==> flow/design.v <==
module fullAdder(sum,cout,a,b,cin);
output sum,cout;
input a,b,cin;
wire m,n,o;
xor(m,a,b);
and(n,a,b);
xor(sum,m,cin);
and(o,m,cin);
or(cout,o,n);
endmodule 
module mux2to1(out, sel, in1 ,in2);
output out;
input sel,in1,in2;
wire a,b,c;
not(a,sel);
nand(b,in1,a);
nand(c,sel,in2);
nand(out,b,c);
endmodule
module carryLookAheadAdder4bit(sum, cout, a, b, c0);
output [3:0] sum;
output cout;
input [3:0] a,b;
input c0;
wire p0,p1,p2,p3,p0not,p1not,p2not,p3not;
wire g0,g1,g2,g3,g0not,g1not,g2not,g3not;
wire c1,c2,c3,c0not;
not(c0not,c0);
nand(g0not,a[0],b[0]);
not(g0,g0not);
xnor(p0not,a[0],b[0]);
not(p0,p0not);
nand(g1not,a[1],b[1]);
not(g1,g1not);
xnor(p1not,a[1],b[1]);
not(p1,p1not);
nand(g2not,a[2],b[2]);
not(g2,g2not);
xnor(p2not,a[2],b[2]);
not(p2,p2not);
nand(g3not,a[3],b[3]);
not(g3,g3not);
xnor(p3not,a[3],b[3]);
not(p3,p3not);
cy1 carry1(.c1(c1),.p0(p0),.c0(c0),.g0not(g0not));
cy2 carry2(.c2(c2),.p0(p0),.p1(p1),.c0not(c0not),.g0(g0),.g1not(g1not));
cy3 carry3(.c3(c3),.p1(p1),.p2(p2),.p0not(p0not),.c0(c0),.g0not(g0not),.g1(g1),.g2not(g2not));
cy4 carry4(.c4(cout),.p2(p2),.p3(p3),.p1(p1),.p0(p0),.c0not(c0not),.g0(g0),.g1(g1),.g2(g2),.g3(g3));
xor(sum[0],p0,c0);
xor(sum[1],p1,c1);
xor(sum[2],p2,c2);
xor(sum[3],p3,c3);
endmodule 
module cy1(c1,p0,c0,g0not);
output c1;
input p0,c0,g0not;
wire a;
nand(a,p0,c0);
nand(c1,a,g0not);
endmodule
module cy2(c2,p0,p1,c0not,g0,g1not);
output c2;
input p0,p1,c0not,g0,g1not;
wire a,b,c,d;
nand(a,p0,p1);
nor(c,a,c0not);
nand(b,p1,g0);
nand(d,b,g1not);
or(c2,c,d);
endmodule
module cy3(c3,p1,p2,p0not,c0,g0not,g1,g2not);
output c3;
input p1,p2,p0not,c0,g0not,g1,g2not;
wire a,b,c,e,f,g,h;
nand(a,p1,p2);
or(g,a,g0not);
nand(b,p2,g1);
nor(c,a,p0not);
nand(e,b,g2not);
nand(f,c,c0);
nand(h,f,g);
or(c3,h,e);
endmodule 
module cy4(c4,p2,p3,p1,p0,c0not,g0,g1,g2,g3);
output c4;
input p2,p3,p1,p0,c0not,g0,g1,g2,g3;
wire a,b,c,d,e,f,g,h,i,j,k,l,m;
and(a,p3,g2);
and(b,p3,p2);
nand(c,p3,p2);
nand(d,p1,g0);
nand(e,p3,p2);
nand(f,p1,p0);
nor(g,g3,a);
nand(h,b,g1);
or(i,c,d);
or(j,e,f);
and(k,h,i);
or(l,j,c0not);
and(m,k,l);
nand(c4,g,m);
endmodule 
module carrySlelectAdder4bit (sum, cout, a, b, cin);
output [3:0] sum;
output cout;
input [3:0] a,b;
input cin;
wire [3:0] sum_0, sum_1;
wire cout_0, cout_1;
carryLookAheadAdder4bit cla0(sum_0[3:0], cout_0, a, b, 1'b0);
carryLookAheadAdder4bit cla1(sum_1[3:0], cout_1, a, b, 1'b1);
mux2to1 m0(sum[0], cin, sum_0[0], sum_1[0]);
mux2to1 m1(sum[1], cin, sum_0[1], sum_1[1]);
mux2to1 m2(sum[2], cin, sum_0[2], sum_1[2]);
mux2to1 m3(sum[3], cin, sum_0[3], sum_1[3]);
mux2to1 m4(cout, cin, cout_0, cout_1);
endmodule
module carrySelectAdder28bit(sum, in1, in2);
output [27:0] sum;
input wire [26:0] in1; 
input wire [27:0] in2;
wire [27:0] in1_padded;
assign in1_padded[26:0] = in1;
assign in1_padded[27] = in1[26];
wire c0,c1,c2,c3,c4,c5,c6,cout;
carrySlelectAdder4bit cla0(sum[3:0], c0, in1_padded[3:0], in2[3:0], 1'b0);
carrySlelectAdder4bit cla1(sum[7:4], c1, in1_padded[7:4], in2[7:4], c0);
carrySlelectAdder4bit cla2(sum[11:8], c2, in1_padded[11:8], in2[11:8], c1);
carrySlelectAdder4bit cla3(sum[15:12], c3, in1_padded[15:12], in2[15:12], c2);
carrySlelectAdder4bit cla4(sum[19:16], c4, in1_padded[19:16], in2[19:16], c3);
carrySlelectAdder4bit cla5(sum[23:20], c5, in1_padded[23:20], in2[23:20], c4);
carrySlelectAdder4bit cla6(sum[27:24], c6, in1_padded[27:24], in2[27:24], c5);
endmodule
module carrySelectAdder32bit(sum, in1, in2);
output [31:0] sum;
input [31:0] in1, in2;
wire c0,c1,c2,c3,c4,c5,c6,cout;
carrySlelectAdder4bit cla0(sum[3:0], c0, in1[3:0], in2[3:0], 1'b0);
carrySlelectAdder4bit cla1(sum[7:4], c1, in1[7:4], in2[7:4], c0);
carrySlelectAdder4bit cla2(sum[11:8], c2, in1[11:8], in2[11:8], c1);
carrySlelectAdder4bit cla3(sum[15:12], c3, in1[15:12], in2[15:12], c2);
carrySlelectAdder4bit cla4(sum[19:16], c4, in1[19:16], in2[19:16], c3);
carrySlelectAdder4bit cla5(sum[23:20], c5, in1[23:20], in2[23:20], c4);
carrySlelectAdder4bit cla6(sum[27:24], c6, in1[27:24], in2[27:24], c5);
carrySlelectAdder4bit cla7(sum[31:28], cout, in1[31:28], in2[31:28], c6);
endmodule
module carrySelectAdder40bit(sum, in1, in2);
output [39:0] sum;
input [39:0] in1, in2;
wire c0,c1,c2,c3,c4,c5,c6,c7,c8,cout;
carrySlelectAdder4bit cla0(sum[3:0], c0, in1[3:0], in2[3:0], 1'b0);
carrySlelectAdder4bit cla1(sum[7:4], c1, in1[7:4], in2[7:4], c0);
carrySlelectAdder4bit cla2(sum[11:8], c2, in1[11:8], in2[11:8], c1);
carrySlelectAdder4bit cla3(sum[15:12], c3, in1[15:12], in2[15:12], c2);
carrySlelectAdder4bit cla4(sum[19:16], c4, in1[19:16], in2[19:16], c3);
carrySlelectAdder4bit cla5(sum[23:20], c5, in1[23:20], in2[23:20], c4);
carrySlelectAdder4bit cla6(sum[27:24], c6, in1[27:24], in2[27:24], c5);
carrySlelectAdder4bit cla7(sum[31:28], c7, in1[31:28], in2[31:28], c6);
carrySlelectAdder4bit cla8(sum[35:32], c8, in1[35:32], in2[35:32], c7);
carrySlelectAdder4bit cla9(sum[39:36], cout, in1[39:36], in2[39:36], c8);
endmodule
module carrySaveAdder32bit(sum,carry,in1,in2,in3);
output [31:0] sum, carry;
input [31:0] in1, in2, in3;
wire garbage;
assign carry[0] = 1'b0;
fullAdder f0(.sum(sum[0]),.cout(carry[1]),.a(in1[0]),.b(in2[0]),.cin(in3[0]));
fullAdder f1(.sum(sum[1]),.cout(carry[2]),.a(in1[1]),.b(in2[1]),.cin(in3[1]));
fullAdder f2(.sum(sum[2]),.cout(carry[3]),.a(in1[2]),.b(in2[2]),.cin(in3[2]));
fullAdder f3(.sum(sum[3]),.cout(carry[4]),.a(in1[3]),.b(in2[3]),.cin(in3[3]));
fullAdder f4(.sum(sum[4]),.cout(carry[5]),.a(in1[4]),.b(in2[4]),.cin(in3[4]));
fullAdder f5(.sum(sum[5]),.cout(carry[6]),.a(in1[5]),.b(in2[5]),.cin(in3[5]));
fullAdder f6(.sum(sum[6]),.cout(carry[7]),.a(in1[6]),.b(in2[6]),.cin(in3[6]));
fullAdder f7(.sum(sum[7]),.cout(carry[8]),.a(in1[7]),.b(in2[7]),.cin(in3[7]));
fullAdder f8(.sum(sum[8]),.cout(carry[9]),.a(in1[8]),.b(in2[8]),.cin(in3[8]));
fullAdder f9(.sum(sum[9]),.cout(carry[10]),.a(in1[9]),.b(in2[9]),.cin(in3[9]));
fullAdder f10(.sum(sum[10]),.cout(carry[11]),.a(in1[10]),.b(in2[10]),.cin(in3[10]));
fullAdder f11(.sum(sum[11]),.cout(carry[12]),.a(in1[11]),.b(in2[11]),.cin(in3[11]));
fullAdder f12(.sum(sum[12]),.cout(carry[13]),.a(in1[12]),.b(in2[12]),.cin(in3[12]));
fullAdder f13(.sum(sum[13]),.cout(carry[14]),.a(in1[13]),.b(in2[13]),.cin(in3[13]));
fullAdder f14(.sum(sum[14]),.cout(carry[15]),.a(in1[14]),.b(in2[14]),.cin(in3[14]));
fullAdder f15(.sum(sum[15]),.cout(carry[16]),.a(in1[15]),.b(in2[15]),.cin(in3[15]));
fullAdder f16(.sum(sum[16]),.cout(carry[17]),.a(in1[16]),.b(in2[16]),.cin(in3[16]));
fullAdder f17(.sum(sum[17]),.cout(carry[18]),.a(in1[17]),.b(in2[17]),.cin(in3[17]));
fullAdder f18(.sum(sum[18]),.cout(carry[19]),.a(in1[18]),.b(in2[18]),.cin(in3[18]));
fullAdder f19(.sum(sum[19]),.cout(carry[20]),.a(in1[19]),.b(in2[19]),.cin(in3[19]));
fullAdder f20(.sum(sum[20]),.cout(carry[21]),.a(in1[20]),.b(in2[20]),.cin(in3[20]));
fullAdder f21(.sum(sum[21]),.cout(carry[22]),.a(in1[21]),.b(in2[21]),.cin(in3[21]));
fullAdder f22(.sum(sum[22]),.cout(carry[23]),.a(in1[22]),.b(in2[22]),.cin(in3[22]));
fullAdder f23(.sum(sum[23]),.cout(carry[24]),.a(in1[23]),.b(in2[23]),.cin(in3[23]));
fullAdder f24(.sum(sum[24]),.cout(carry[25]),.a(in1[24]),.b(in2[24]),.cin(in3[24]));
fullAdder f25(.sum(sum[25]),.cout(carry[26]),.a(in1[25]),.b(in2[25]),.cin(in3[25]));
fullAdder f26(.sum(sum[26]),.cout(carry[27]),.a(in1[26]),.b(in2[26]),.cin(in3[26]));
fullAdder f27(.sum(sum[27]),.cout(carry[28]),.a(in1[27]),.b(in2[27]),.cin(in3[27]));
fullAdder f28(.sum(sum[28]),.cout(carry[29]),.a(in1[28]),.b(in2[28]),.cin(in3[28]));
fullAdder f29(.sum(sum[29]),.cout(carry[30]),.a(in1[29]),.b(in2[29]),.cin(in3[29]));
fullAdder f30(.sum(sum[30]),.cout(carry[31]),.a(in1[30]),.b(in2[30]),.cin(in3[30]));
fullAdder f31(.sum(sum[31]),.cout(garbage),.a(in1[31]),.b(in2[31]),.cin(in3[31]));
endmodule 
module boothEncoderDecoder(PPIJ, BIP1, BI, BIM1, AJ, AJM1);
output PPIJ;
input BIP1, BI, BIM1, AJ, AJM1;
wire a,b,c,d,e,f,g,h,i;
xor(a,BI,BIM1);
xor(b,BIP1,BI);
xor(c,BIP1,AJM1);
xor(d,BI,BIM1);
xor(e,BIP1,AJ);
nand(f,b,c);
nand(g,d,e);
nor(h,a,f);
not(i,h);
nand(PPIJ,i,g);
endmodule  
module partialProductGenerator(PP, neg, MD, MRIP1, MRI, MRIM1);
output [17:0] PP;
output neg;
input [15:0] MD;
input MRIP1, MRI, MRIM1;
boothEncoderDecoder PP0(PP[0], MRIP1, MRI, MRIM1, MD[0], 1'b0);
boothEncoderDecoder PP1(PP[1], MRIP1, MRI, MRIM1, MD[1], MD[0]);
boothEncoderDecoder PP2(PP[2], MRIP1, MRI, MRIM1, MD[2], MD[1]);
boothEncoderDecoder PP3(PP[3], MRIP1, MRI, MRIM1, MD[3], MD[2]);
boothEncoderDecoder PP4(PP[4], MRIP1, MRI, MRIM1, MD[4], MD[3]);
boothEncoderDecoder PP5(PP[5], MRIP1, MRI, MRIM1, MD[5], MD[4]);
boothEncoderDecoder PP6(PP[6], MRIP1, MRI, MRIM1, MD[6], MD[5]);
boothEncoderDecoder PP7(PP[7], MRIP1, MRI, MRIM1, MD[7], MD[6]);
boothEncoderDecoder PP8(PP[8], MRIP1, MRI, MRIM1, MD[8], MD[7]);
boothEncoderDecoder PP9(PP[9], MRIP1, MRI, MRIM1, MD[9], MD[8]);
boothEncoderDecoder PP10(PP[10], MRIP1, MRI, MRIM1, MD[10], MD[9]);
boothEncoderDecoder PP11(PP[11], MRIP1, MRI, MRIM1, MD[11], MD[10]);
boothEncoderDecoder PP12(PP[12], MRIP1, MRI, MRIM1, MD[12], MD[11]);
boothEncoderDecoder PP13(PP[13], MRIP1, MRI, MRIM1, MD[13], MD[12]);
boothEncoderDecoder PP14(PP[14], MRIP1, MRI, MRIM1, MD[14], MD[13]);
boothEncoderDecoder PP15(PP[15], MRIP1, MRI, MRIM1, MD[15], MD[14]);
boothEncoderDecoder PP16(PP[16], MRIP1, MRI, MRIM1, MD[15], MD[15]);
boothEncoderDecoder PP17(PP[17], MRIP1, MRI, MRIM1, MD[15], MD[15]);
getNegBit n0(neg,MD[15],PP[17],MRIP1, MRI, MRIM1);
endmodule
module getNegBit(neg,MD_MSB, PP_MSB,MRIP1, MRI, MRIM1);
output neg;
input MRIP1, MRI, MRIM1, MD_MSB, PP_MSB;
wire all_1, all_0, a,b,c,d,e,f;
nand(a,MRIP1,MRI);
not(b,MRIM1);
nor(all_1,a,b);
nor(c,MRIP1,MRI);
not(d,MRIM1);
and(all_0,c,d);
nor(e,all_0,all_1);
xor(f,PP_MSB,MD_MSB);
and(neg,e,f);
endmodule
module generatePartialProducts(PP0,PP1,PP2,PP3,PP4,PP5,PP6,PP7,PP8,neg,MD,MR);
output [17:0] PP0,PP1,PP2,PP3,PP4,PP5,PP6,PP7,PP8;
output [7:0] neg;
input [15:0] MD, MR;
wire not_used;
partialProductGenerator P0(PP0, neg[0], MD, MR[1], MR[0], 1'b0);
partialProductGenerator P1(PP1, neg[1], MD, MR[3], MR[2], MR[1]);
partialProductGenerator P2(PP2, neg[2], MD, MR[5], MR[4], MR[3]);
partialProductGenerator P3(PP3, neg[3], MD, MR[7], MR[6], MR[5]);
partialProductGenerator P4(PP4, neg[4], MD, MR[9], MR[8], MR[7]);
partialProductGenerator P5(PP5, neg[5], MD, MR[11], MR[10], MR[9]);
partialProductGenerator P6(PP6, neg[6], MD, MR[13], MR[12], MR[11]);
partialProductGenerator P7(PP7, neg[7], MD, MR[15], MR[14], MR[13]);
partialProductGenerator P8(PP8, not_used, MD, MR[15] ,MR[15], MR[15]);
endmodule
module mac_16bit(out_rounded,md,mr,clk,rst);
output reg [26:0] out_rounded;
input [15:0] md,mr;               
input clk,rst;
reg [15:0] MD,MR;
reg [39:0] acc;
wire [39:0] mult_out;
wire [17:0] PP0,PP1,PP2,PP3,PP4,PP5,PP6,PP7,PP8;
reg [31:0] PP0_reg,PP1_reg,PP2_reg,PP3_reg,PP4_reg,PP5_reg,PP6_reg,PP7_reg,PP8_reg;
wire [31:0] PP0_FULL,PP1_FULL,PP2_FULL,PP3_FULL,PP4_FULL,PP5_FULL,PP6_FULL,PP7_FULL,PP8_FULL;
wire [7:0] neg;
wire [31:0] sum0,carry0,sum1,carry1,sum2,carry2,sum3,carry3,sum4,carry4,sum5,carry5,sum6,carry6;
wire [39:0] new_acc;
reg [2:0] setup_count;
reg setup_completed;
reg [8:0] count;
generatePartialProducts PP(.PP0(PP0),.PP1(PP1),.PP2(PP2),.PP3(PP3),.PP4(PP4),.PP5(PP5),.PP6(PP6),.PP7(PP7),.PP8(PP8),.neg(neg),.MD(MD),.MR(MR));
genvar i;
assign PP0_FULL[16:0] = PP0;
for(i=31; i>16; i=i-1) begin
  assign PP0_FULL[i] = PP0_FULL[16];
end
assign PP1_FULL[18:2] = PP1;
for(i=31; i>18; i=i-1) begin
  assign PP1_FULL[i] = PP1_FULL[18];
end
assign PP1_FULL[1] = 1'b0;
assign PP1_FULL[0] = neg[0];
assign PP2_FULL[20:4] = PP2;
for(i=31; i>20; i=i-1) begin
  assign PP2_FULL[i] = PP2_FULL[20];
end
assign PP2_FULL[3] = 1'b0;
assign PP2_FULL[2] = neg[1];
for(i=0; i<2; i=i+1) begin
  assign PP2_FULL[i] = 1'b0;
end
assign PP3_FULL[22:6] = PP3;
for(i=31; i>22; i=i-1) begin
  assign PP3_FULL[i] = PP3_FULL[22];
end
assign PP3_FULL[5] = 1'b0;
assign PP3_FULL[4] = neg[2];
for(i=0; i<4; i=i+1) begin
  assign PP3_FULL[i] = 1'b0;
end
assign PP4_FULL[24:8] = PP4;
for(i=31; i>24; i=i-1) begin
  assign PP4_FULL[i] = PP4_FULL[24];
end
assign PP4_FULL[7] = 1'b0;
assign PP4_FULL[6] = neg[3];
for(i=0; i<6; i=i+1) begin
  assign PP4_FULL[i] = 1'b0;
end
assign PP5_FULL[26:10] = PP5;
for(i=31; i>26; i=i-1) begin
  assign PP5_FULL[i] = PP5_FULL[26];
end
assign PP5_FULL[9] = 1'b0;
assign PP5_FULL[8] = neg[4];
for(i=0; i<8; i=i+1) begin
  assign PP5_FULL[i] = 1'b0;
end
assign PP6_FULL[28:12] = PP6;
for(i=31; i>28; i=i-1) begin
  assign PP6_FULL[i] = PP6_FULL[28];
end
assign PP6_FULL[11] = 1'b0;
assign PP6_FULL[10] = neg[5];
for(i=0; i<10; i=i+1) begin
  assign PP6_FULL[i] = 1'b0;
end
assign PP7_FULL[30:14] = PP7;
assign PP7_FULL[31] = PP7_FULL[30];
assign PP7_FULL[13] = 1'b0;
assign PP7_FULL[12] = neg[6];
for(i=0; i<12; i=i+1) begin
  assign PP7_FULL[i] = 1'b0;
end
assign PP8_FULL[31:16] = PP8[15:0];
assign PP8_FULL[15] = 1'b0;
assign PP8_FULL[14] = neg[7];
for(i=0; i<14; i=i+1) begin
  assign PP8_FULL[i] = 1'b0;
end
carrySaveAdder32bit csa0(.sum(sum0),.carry(carry0),.in1(PP0_reg),.in2(PP1_reg),.in3(PP2_reg));
carrySaveAdder32bit csa1(.sum(sum1),.carry(carry1),.in1(PP3_reg),.in2(PP4_reg),.in3(PP5_reg));
carrySaveAdder32bit csa2(.sum(sum2),.carry(carry2),.in1(PP6_reg),.in2(PP7_reg),.in3(PP8_reg));
carrySaveAdder32bit csa3(.sum(sum3),.carry(carry3),.in1(sum0),.in2(carry0),.in3(sum1));
carrySaveAdder32bit csa4(.sum(sum4),.carry(carry4),.in1(carry1),.in2(sum2),.in3(carry2));
carrySaveAdder32bit csa5(.sum(sum5),.carry(carry5),.in1(sum3),.in2(carry3),.in3(sum4));
carrySaveAdder32bit csa6(.sum(sum6),.carry(carry6),.in1(sum5),.in2(carry5),.in3(carry4));
carrySelectAdder32bit cla0(.sum(mult_out[31:0]), .in1(sum6), .in2(carry6));
for(i=32; i<40; i=i+1) begin
  assign mult_out[i] = mult_out[31];
end
carrySelectAdder40bit cla1(.sum(new_acc), .in1(mult_out), .in2(acc));
wire a,b,c,d,e,f,g,h,j,k,l,m,OR;
wire up_down_select;
nor(a,acc[1],acc[0]);
nor(b,acc[3],acc[2]);
nor(c,acc[5],acc[4]);
nor(d,acc[7],acc[6]);
nor(e,acc[9],acc[8]);
nor(f,acc[11],acc[10]);
and(g,a,b);
and(h,c,d);
and(m,e,f);
and(j,h,m);
nand(OR,g,j);
nand(k,acc[12],acc[13]);
nand(l,acc[12],OR);
nand(up_down_select,k,l);
wire [27:0] out_up;
wire [26:0] out_rounded_wire;
carrySelectAdder28bit add0(out_up, acc[39:13], 28'b0000000000000000000000000001);
mux2to1 m0(out_rounded_wire[0], up_down_select, acc[13], out_up[0]);
mux2to1 m1(out_rounded_wire[1], up_down_select, acc[14], out_up[1]);
mux2to1 m2(out_rounded_wire[2], up_down_select, acc[15], out_up[2]);
mux2to1 m3(out_rounded_wire[3], up_down_select, acc[16], out_up[3]);
mux2to1 m4(out_rounded_wire[4], up_down_select, acc[17], out_up[4]);
mux2to1 m5(out_rounded_wire[5], up_down_select, acc[18], out_up[5]);
mux2to1 m6(out_rounded_wire[6], up_down_select, acc[19], out_up[6]);
mux2to1 m7(out_rounded_wire[7], up_down_select, acc[20], out_up[7]);
mux2to1 m8(out_rounded_wire[8], up_down_select, acc[21], out_up[8]);
mux2to1 m9(out_rounded_wire[9], up_down_select, acc[22], out_up[9]);
mux2to1 m10(out_rounded_wire[10], up_down_select, acc[23], out_up[10]);
mux2to1 m11(out_rounded_wire[11], up_down_select, acc[24], out_up[11]);
mux2to1 m12(out_rounded_wire[12], up_down_select, acc[25], out_up[12]);
mux2to1 m13(out_rounded_wire[13], up_down_select, acc[26], out_up[13]);
mux2to1 m14(out_rounded_wire[14], up_down_select, acc[27], out_up[14]);
mux2to1 m15(out_rounded_wire[15], up_down_select, acc[28], out_up[15]);
mux2to1 m16(out_rounded_wire[16], up_down_select, acc[29], out_up[16]);
mux2to1 m17(out_rounded_wire[17], up_down_select, acc[30], out_up[17]);
mux2to1 m18(out_rounded_wire[18], up_down_select, acc[31], out_up[18]);
mux2to1 m19(out_rounded_wire[19], up_down_select, acc[32], out_up[19]);
mux2to1 m20(out_rounded_wire[20], up_down_select, acc[33], out_up[20]);
mux2to1 m21(out_rounded_wire[21], up_down_select, acc[34], out_up[21]);
mux2to1 m22(out_rounded_wire[22], up_down_select, acc[35], out_up[22]);
mux2to1 m23(out_rounded_wire[23], up_down_select, acc[36], out_up[23]);
mux2to1 m24(out_rounded_wire[24], up_down_select, acc[37], out_up[24]);
mux2to1 m25(out_rounded_wire[25], up_down_select, acc[38], out_up[25]);
mux2to1 m26(out_rounded_wire[26], up_down_select, acc[39], out_up[26]);
always @ (posedge clk)
begin
if(setup_count == 3 && !setup_completed && rst)
begin
setup_completed <= 1;
MD <= md;
MR <= mr;
PP0_reg <= PP0_FULL;
PP1_reg <= PP1_FULL;
PP2_reg <= PP2_FULL;
PP3_reg <= PP3_FULL;
PP4_reg <= PP4_FULL;
PP5_reg <= PP5_FULL;
PP6_reg <= PP6_FULL;
PP7_reg <= PP7_FULL;
PP8_reg <= PP8_FULL;
acc <= new_acc;
out_rounded <= out_rounded_wire;
count <= 1;
end
else if(!setup_completed && rst)
begin
MD <= md;
MR <= mr;
PP0_reg <= PP0_FULL;
PP1_reg <= PP1_FULL;
PP2_reg <= PP2_FULL;
PP3_reg <= PP3_FULL;
PP4_reg <= PP4_FULL;
PP5_reg <= PP5_FULL;
PP6_reg <= PP6_FULL;
PP7_reg <= PP7_FULL;
PP8_reg <= PP8_FULL;
acc <= new_acc;
out_rounded <= out_rounded_wire;
setup_count <= setup_count + 1;
end
if(count != 0 && rst)
begin
MD <= md;
MR <= mr;
PP0_reg <= PP0_FULL;
PP1_reg <= PP1_FULL;
PP2_reg <= PP2_FULL;
PP3_reg <= PP3_FULL;
PP4_reg <= PP4_FULL;
PP5_reg <= PP5_FULL;
PP6_reg <= PP6_FULL;
PP7_reg <= PP7_FULL;
PP8_reg <= PP8_FULL;
acc <= new_acc;
count <= count + 1;
out_rounded <= out_rounded_wire;
end
if(!rst)
begin
acc <= 0;
MD <= 0;
MR <= 0;
out_rounded <= 0;
setup_count <= 0;
setup_completed <= 0;
count <= 0;
PP0_reg <= 0;
PP1_reg <= 0;
PP2_reg <= 0;
PP3_reg <= 0;
PP4_reg <= 0;
PP5_reg <= 0;
PP6_reg <= 0;
PP7_reg <= 0;
PP8_reg <= 0;
end
if(count == 256)
begin
acc <= 0;
out_rounded <= 0;
setup_count <= 1;
setup_completed <= 0;
count <= 0;
PP0_reg <= 0;
PP1_reg <= 0;
PP2_reg <= 0;
PP3_reg <= 0;
PP4_reg <= 0;
PP5_reg <= 0;
PP6_reg <= 0;
PP7_reg <= 0;
PP8_reg <= 0;
end
end
endmodule
**Step by step through the tools: mac_16bit**

What the tools print for mac_16bit, step after step.
Lines are those of the file above, counted from 1.
Cell names lack the library's common part.
The mark n/a stands for no value.

- Design top: mac_16bit
- Clock: clk
- Standard-cell library: sky130hd
- Timing corner: tt_025C_1v80

**Word level**

Yosys after proc, flatten, opt, wreduce and memory -nomap, before mapping. Memory bits, and registers merged into a memory's read port (data or address), are not among the register bits. Print and check cells are not counted. Equal cells are merged and count once.

- Bitwise logic cells: 3,701
- Reductions and logical operators: 11
- $add $sub $neg: 2
- Multiplexer cells: 44
- Eq/ne operators: 4

Operators with widths:

| cell | count |
|---|---|
| 1-bit bitwise AND | 1,441 |
| 1-bit inverter | 1,136 |
| 32-bit two-way mux | 27 |
| 1-bit XOR | 675 |
| 1-bit bitwise OR | 449 |
| 40-bit two-way mux | 3 |
| 16-bit two-way mux | 6 |
| 27-bit two-way mux | 3 |
| 9-bit two-way mux | 2 |
| 9-bit by 1-bit adder with 9-bit output with constant B | 1 |
| 9-bit == test with constant B | 1 |
| 9-bit nonzero test | 1 |
| 1-bit logical AND | 4 |
| 2-bit AND reduction | 2 |
| 3-bit by 1-bit adder with 3-bit output with constant B | 1 |
| 3-bit by 2-bit == test with 1-bit output with constant B | 1 |
| 3-bit nonzero test | 1 |
| 1-bit two-way mux | 3 |
| 2-bit by 1-bit != test with 1-bit output with constant B | 1 |
| 2-bit != test with constant B | 1 |
| 2-bit nonzero test | 1 |
| 2-bit OR reduction | 1 |
| 1-bit zero test | 1 |

- Output and inout port bits: 27
- Bits of input ports: 34
- Word-level cells: 3,779
- Register bits: 336

**Depth**

Longest topological path by Yosys (ltp), each cell counted once; first at word level (registers and memories cut), then after technology mapping (sequential cells cut; the memories' decode and read muxes count).

- Depth after elaboration: 66
- ABC_AREA: 0
- Mapped depth: 30
- Depth with buffers taken out: 30

**Mapped cells and area**

Yosys stat after the flow's synthesis: flattened, memories mapped to cells. It holds for the ABC_AREA given above (unset counts as 0); a run with the other value may have another netlist.

- Area of sequential cells: 5,124.9 um^2
- Cell area after synthesis: 20,368.3 um^2
- Buffer cells: 211
- Cells in the netlist: 2,446
- Flip-flop cells: 256

Cell types:

| cell | count | total area (um^2) |
|---|---|---|
| dfxtp_1 | 256 | 5.12E+03 |
| fa_1 | 134 | 2.68E+03 |
| ha_1 | 171 | 2.14E+03 |
| a21oi_1 | 248 | 1,241.19 |
| nand2_1 | 291 | 1.09E+03 |
| a221o_1 | 105 | 1.05E+03 |
| inv_1 | 263 | 987.197 |
| o221ai_1 | 105 | 919.632 |
| clkbuf_1 | 195 | 731.952 |
| xnor2_1 | 74 | 648.122 |
| nand3_1 | 124 | 620.595 |
| nor2_1 | 129 | 484.214 |
| a211oi_1 | 58 | 435.418 |
| xor2_1 | 44 | 385.37 |
| mux2i_1 | 25 | 250.24 |
| o21ai_0 | 32 | 160.154 |
| or3_1 | 15 | 93.84 |
| and3_1 | 14 | 87.584 |

Not listed: further types 51, cells in them 163.
By module: a second synthesis without flattening, with its own total; a netlist apart from the flattened one above.

- Cell total of the unflattened synthesis: 4,156
- Area total of the unflattened synthesis: 37,237.0 um^2

Rows give one instance, submodules left out.

By module:

| module | area (um^2) | cells | times used | seq. area (um^2) |
|---|---|---|---|---|
| mac_16bit | 11,467.2 | 1,307 | 1 | 5,445.2 |
| boothEncoderDecoder | 43.8 | 5 | 162 | 0.0 |
| carryLookAheadAdder4bit | 141.4 | 16 | 50 | 0.0 |
| fullAdder | 20.0 | 1 | 224 | 0.0 |
| mux2to1 | 15.0 | 1 | 152 | 0.0 |
| cy4 | 30.0 | 6 | 50 | 0.0 |
| cy3 | 25.0 | 5 | 50 | 0.0 |
| cy2 | 20.0 | 3 | 50 | 0.0 |
| cy1 | 10.0 | 1 | 50 | 0.0 |
| getNegBit | 30.0 | 4 | 9 | 0.0 |
| carrySlelectAdder4bit | 7.5 | 2 | 25 | 0.0 |
| carrySaveAdder32bit | 11.3 | 2 | 7 | 0.0 |
| (no name shown) | 3.8 | 1 | 9 | 0.0 |
| carrySelectAdder28bit | 3.8 | 1 | 1 | 0.0 |

Modules not listed: 3.

**Worst setup path after synthesis**

Path of least setup slack by OpenSTA after synthesis, without wires, with an ideal clock, recovery checks aside; 20% of the period is set as input and as output delay. Where synthesis merged equal registers, the netlist keeps one of their names.

- Kind: reg-to-reg
- From: register PP2_reg[13]
- To: register acc[37]
- Data arrival time: 6.607 ns
- Data required time: 6.814 ns
- Delay of the path: 6.693 ns
- Buffers on the path: 0
- Setup time: 0.086 ns
- Period: 6.9 ns
- Setup slack: 0.208 ns
- Launch time at the first pin: 0.000 ns
- Driving pins on the path: 28
- Synthesis period reached: 6.692 ns

"delay of the path" is the arrival time less input delay plus setup time.
"driving pins on the path": output pins that drive a net of the path, with the launching flip-flop's if there is one; two outputs of one cell count as two.
"synthesis period reached" = period - worst setup slack (recovery checks aside). The figure is calculated, with input and output delays left at 20% of the set period.
The rows between start and end are the longest chain of elaborated cells between them; the timing report does not say that the signal goes this way. Where chains are equally long, one stands for them.
Each line given opens the expression or statement behind the cell; cells for indexed reads and writes are added by Yosys, which also makes memories of some case tables.
A register here has more assigning lines than the two given.

- Cell sequence: dfxtp_1 -> fa_1 -> inv_1 -> fa_1 -> fa_1 -> fa_1 -> inv_1 -> ha_1 -> ha_1 -> nor3_1 -> o21bai_1 -> nor3_2 -> o31a_1 -> o21ai_0 -> a21o_1 -> mux2i_1 -> ha_1 -> ha_1 -> o21a_1 -> o21a_1 -> a2111oi_0 -> o21ai_0 -> o21ba_2 -> o21ai_0 -> a21oi_1 -> mux2i_1 -> nor2_1 -> a211oi_1
- Cells in the longest elaborated chain: 60
- Elaborated cells between the ends (all ways): 494
- Classes of those cells: 3 x mux; 491 x logic

RTL lines, path post-synthesis:

| element | line | RTL |
|---|---|---|
| from (decl) | 277 | `reg [31:0] PP0_reg,PP1_reg,PP2_reg,PP3_reg,PP4_reg,PP5_reg,PP6_reg,PP7_reg,PP8_reg;` |
| from (assign) | 422 | `PP2_reg <= PP2_FULL;` |
| from (assign) | 439 | `PP2_reg <= PP2_FULL;` |
| 1-bit bitwise AND | 8 | `and(o,m,cin);` |
| 1-bit bitwise OR | 9 | `or(cout,o,n);` |
| 1-bit XOR | 5 | `xor(m,a,b);` |
| 1-bit bitwise AND | 8 |  |
| 1-bit bitwise OR | 9 |  |
| 1-bit XOR | 5 |  |
| 1-bit XOR | 7 | `xor(sum,m,cin);` |
| (+46 left out) | n/a |  |
| 1-bit bitwise AND | 17 | `nand(c,sel,in2);` |
| 1-bit inverter | 17 |  |
| 1-bit bitwise AND | 18 | `nand(out,b,c);` |
| 1-bit inverter | 18 |  |
| 40-bit two-way mux | 433 | `else if(!setup_completed && rst)` |
| 40-bit two-way mux | 415 | `if(setup_count == 3 && !setup_completed && rst)` |
| 40-bit two-way mux | 450 | `if(count != 0 && rst)` |
| to (assign) | 446 | `acc <= new_acc;` |
| to (assign) | 463 | `acc <= new_acc;` |
| to (decl) | 274 | `reg [39:0] acc;` |

**Worst path after layout**

Path of least setup slack in the final report of job 3 (OpenROAD, finished layout, wires in). Where an end is a register, its clock arrival counts in the times.

- Kind: reg-to-reg
- From: register PP2_reg[13]
- To: register acc[37]
- Launch time at the first pin: 0.54 ns
- Buffers on the path: 0
- Driving pins on the path: 28
- Period: 11.6 ns
- Setup slack: 4.03 ns
- Setup time: 0.10 ns
- Data required time: 12.04 ns
- Data arrival time: 8.01 ns

The rows between start and end are the longest chain of elaborated cells between them; the timing report does not say that the signal goes this way. Where chains are equally long, one stands for them.
A register here has more assigning lines than the two given.

- Cell sequence: dfxtp_1 -> fa_1 -> inv_1 -> fa_1 -> fa_1 -> fa_1 -> inv_1 -> ha_1 -> ha_1 -> nor3_1 -> o21bai_1 -> nor3_2 -> o31a_1 -> o21ai_0 -> a21o_1 -> mux2i_1 -> ha_1 -> ha_1 -> o21a_1 -> o21a_1 -> a2111oi_0 -> o21ai_0 -> o21ba_2 -> o21ai_0 -> a21oi_1 -> mux2i_1 -> nor2_1 -> a211oi_1
- Cells in the longest elaborated chain: 60
- Elaborated cells between the ends (all ways): 494
- Classes of those cells: 3 x mux; 491 x logic

RTL lines, path after layout:

| element | line | RTL |
|---|---|---|
| from (decl) | 277 | `reg [31:0] PP0_reg,PP1_reg,PP2_reg,PP3_reg,PP4_reg,PP5_reg,PP6_reg,PP7_reg,PP8_reg;` |
| from (assign) | 422 | `PP2_reg <= PP2_FULL;` |
| from (assign) | 439 | `PP2_reg <= PP2_FULL;` |
| 1-bit bitwise AND | 8 | `and(o,m,cin);` |
| 1-bit bitwise OR | 9 | `or(cout,o,n);` |
| 1-bit XOR | 5 | `xor(m,a,b);` |
| 1-bit bitwise AND | 8 |  |
| 1-bit bitwise OR | 9 |  |
| 1-bit XOR | 5 |  |
| 1-bit XOR | 7 | `xor(sum,m,cin);` |
| (+46 left out) | n/a |  |
| 1-bit bitwise AND | 17 | `nand(c,sel,in2);` |
| 1-bit inverter | 17 |  |
| 1-bit bitwise AND | 18 | `nand(out,b,c);` |
| 1-bit inverter | 18 |  |
| 40-bit two-way mux | 433 | `else if(!setup_completed && rst)` |
| 40-bit two-way mux | 415 | `if(setup_count == 3 && !setup_completed && rst)` |
| 40-bit two-way mux | 450 | `if(count != 0 && rst)` |
| to (assign) | 446 | `acc <= new_acc;` |
| to (assign) | 463 | `acc <= new_acc;` |
| to (decl) | 274 | `reg [39:0] acc;` |

Ticket comment

Below are 6 stored runs of the flow (Yosys, OpenROAD; platform sky130hd) on mac_16bit, each with its settings and what was measured, unordered. Constraints: input delay and output delay 20% of the set period each, output load 0.01 pF.
"period reached" means the clock period less the worst setup slack. The figure is calculated, with input and output delays left at 20% of the set period.
By "total design power" is meant OpenSTA's value without simulated activity: inputs other than the clock are taken to toggle once in ten clock periods, and the tool carries that through the logic.

### Job 1

Settings: `CELL_PAD_IN_SITES_DETAIL_PLACEMENT=2`, `CELL_PAD_IN_SITES_GLOBAL_PLACEMENT=1`, `CORE_MARGIN=5`, `CORE_UTILIZATION=50`, `CTS_CLUSTER_SIZE=100`, `GPL_TIMING_DRIVEN=0`, `MAX_ROUTING_LAYER=met5`, `PLACE_DENSITY=0.68`, `SETUP_SLACK_MARGIN=0.93`, `SLEW_MARGIN=30`, `period_ns=3.81`, `CAP_MARGIN=20`

Unfinished; error DPL-0033 in placement.

### Job 2

Settings: `ABC_AREA=1`, `CAP_MARGIN=0`, `CELL_PAD_IN_SITES_DETAIL_PLACEMENT=2`, `CELL_PAD_IN_SITES_GLOBAL_PLACEMENT=1`, `CORE_ASPECT_RATIO=0.74`, `CORE_MARGIN=7`, `CORE_UTILIZATION=51`, `CTS_CLUSTER_DIAMETER=84`, `CTS_CLUSTER_SIZE=19`, `GPL_ROUTABILITY_DRIVEN=0`, `MAX_ROUTING_LAYER=met4`, `MIN_ROUTING_LAYER=met2`, `PLACE_DENSITY_LB_ADDON=0.01`, `SLEW_MARGIN=25`, `TNS_END_PERCENT=5`, `period_ns=7.72`

Unfinished; error DPL-0033 in placement.

### Job 3

Settings: `ABC_AREA=0`, `CAP_MARGIN=15`, `CORE_UTILIZATION=47`, `CTS_CLUSTER_SIZE=95`, `GPL_ROUTABILITY_DRIVEN=0`, `GPL_TIMING_DRIVEN=1`, `PLACE_DENSITY=0.4`, `SLEW_MARGIN=10`, `period_ns=11.6`, `CORE_MARGIN=2`

- Synthesis area: 20,368.3 um^2
- Period reached: 7.569 ns
- Total negative setup slack: 0.000 ns
- Worst hold slack: 0.451 ns
- Area of the standard cells in the finished layout: 22,392.7 um^2
- Total design power: 3,604 uW
- Die outline area: 45,018.2 um^2
- Final utilization: 52.2 %
- Worst setup slack after layout: 4.031 ns

### Job 4

Settings: `ABC_AREA=0`, `CAP_MARGIN=25`, `CELL_PAD_IN_SITES_DETAIL_PLACEMENT=2`, `CORE_ASPECT_RATIO=1.19`, `CORE_UTILIZATION=32`, `CTS_CLUSTER_SIZE=12`, `GPL_ROUTABILITY_DRIVEN=0`, `GPL_TIMING_DRIVEN=0`, `HOLD_SLACK_MARGIN=0.09`, `MIN_ROUTING_LAYER=met1`, `PLACE_DENSITY=0.94`, `SLEW_MARGIN=25`, `period_ns=8.42`, `CORE_MARGIN=2`

Unfinished; error GRT-0232 in routing.

### Job 5

Settings: `ABC_AREA=0`, `CELL_PAD_IN_SITES_DETAIL_PLACEMENT=2`, `CORE_ASPECT_RATIO=1.19`, `CORE_UTILIZATION=32`, `CTS_CLUSTER_SIZE=57`, `GPL_ROUTABILITY_DRIVEN=0`, `GPL_TIMING_DRIVEN=0`, `MIN_ROUTING_LAYER=met2`, `SLEW_MARGIN=25`, `period_ns=4.01`, `CAP_MARGIN=20`, `CORE_MARGIN=2`

Unfinished; error GRT-0116 in routing.

### Job 6

Settings: `ABC_AREA=1`, `CAP_MARGIN=0`, `CELL_PAD_IN_SITES_DETAIL_PLACEMENT=2`, `CELL_PAD_IN_SITES_GLOBAL_PLACEMENT=1`, `CORE_ASPECT_RATIO=1.88`, `CORE_MARGIN=7`, `CORE_UTILIZATION=51`, `CTS_CLUSTER_DIAMETER=84`, `CTS_CLUSTER_SIZE=19`, `GPL_ROUTABILITY_DRIVEN=0`, `HOLD_SLACK_MARGIN=0.08`, `MAX_ROUTING_LAYER=met4`, `MIN_ROUTING_LAYER=met2`, `PLACE_DENSITY_LB_ADDON=0.01`, `SLEW_MARGIN=30`, `TNS_END_PERCENT=5`, `period_ns=8.54`

Unfinished; error DPL-0033 in placement.
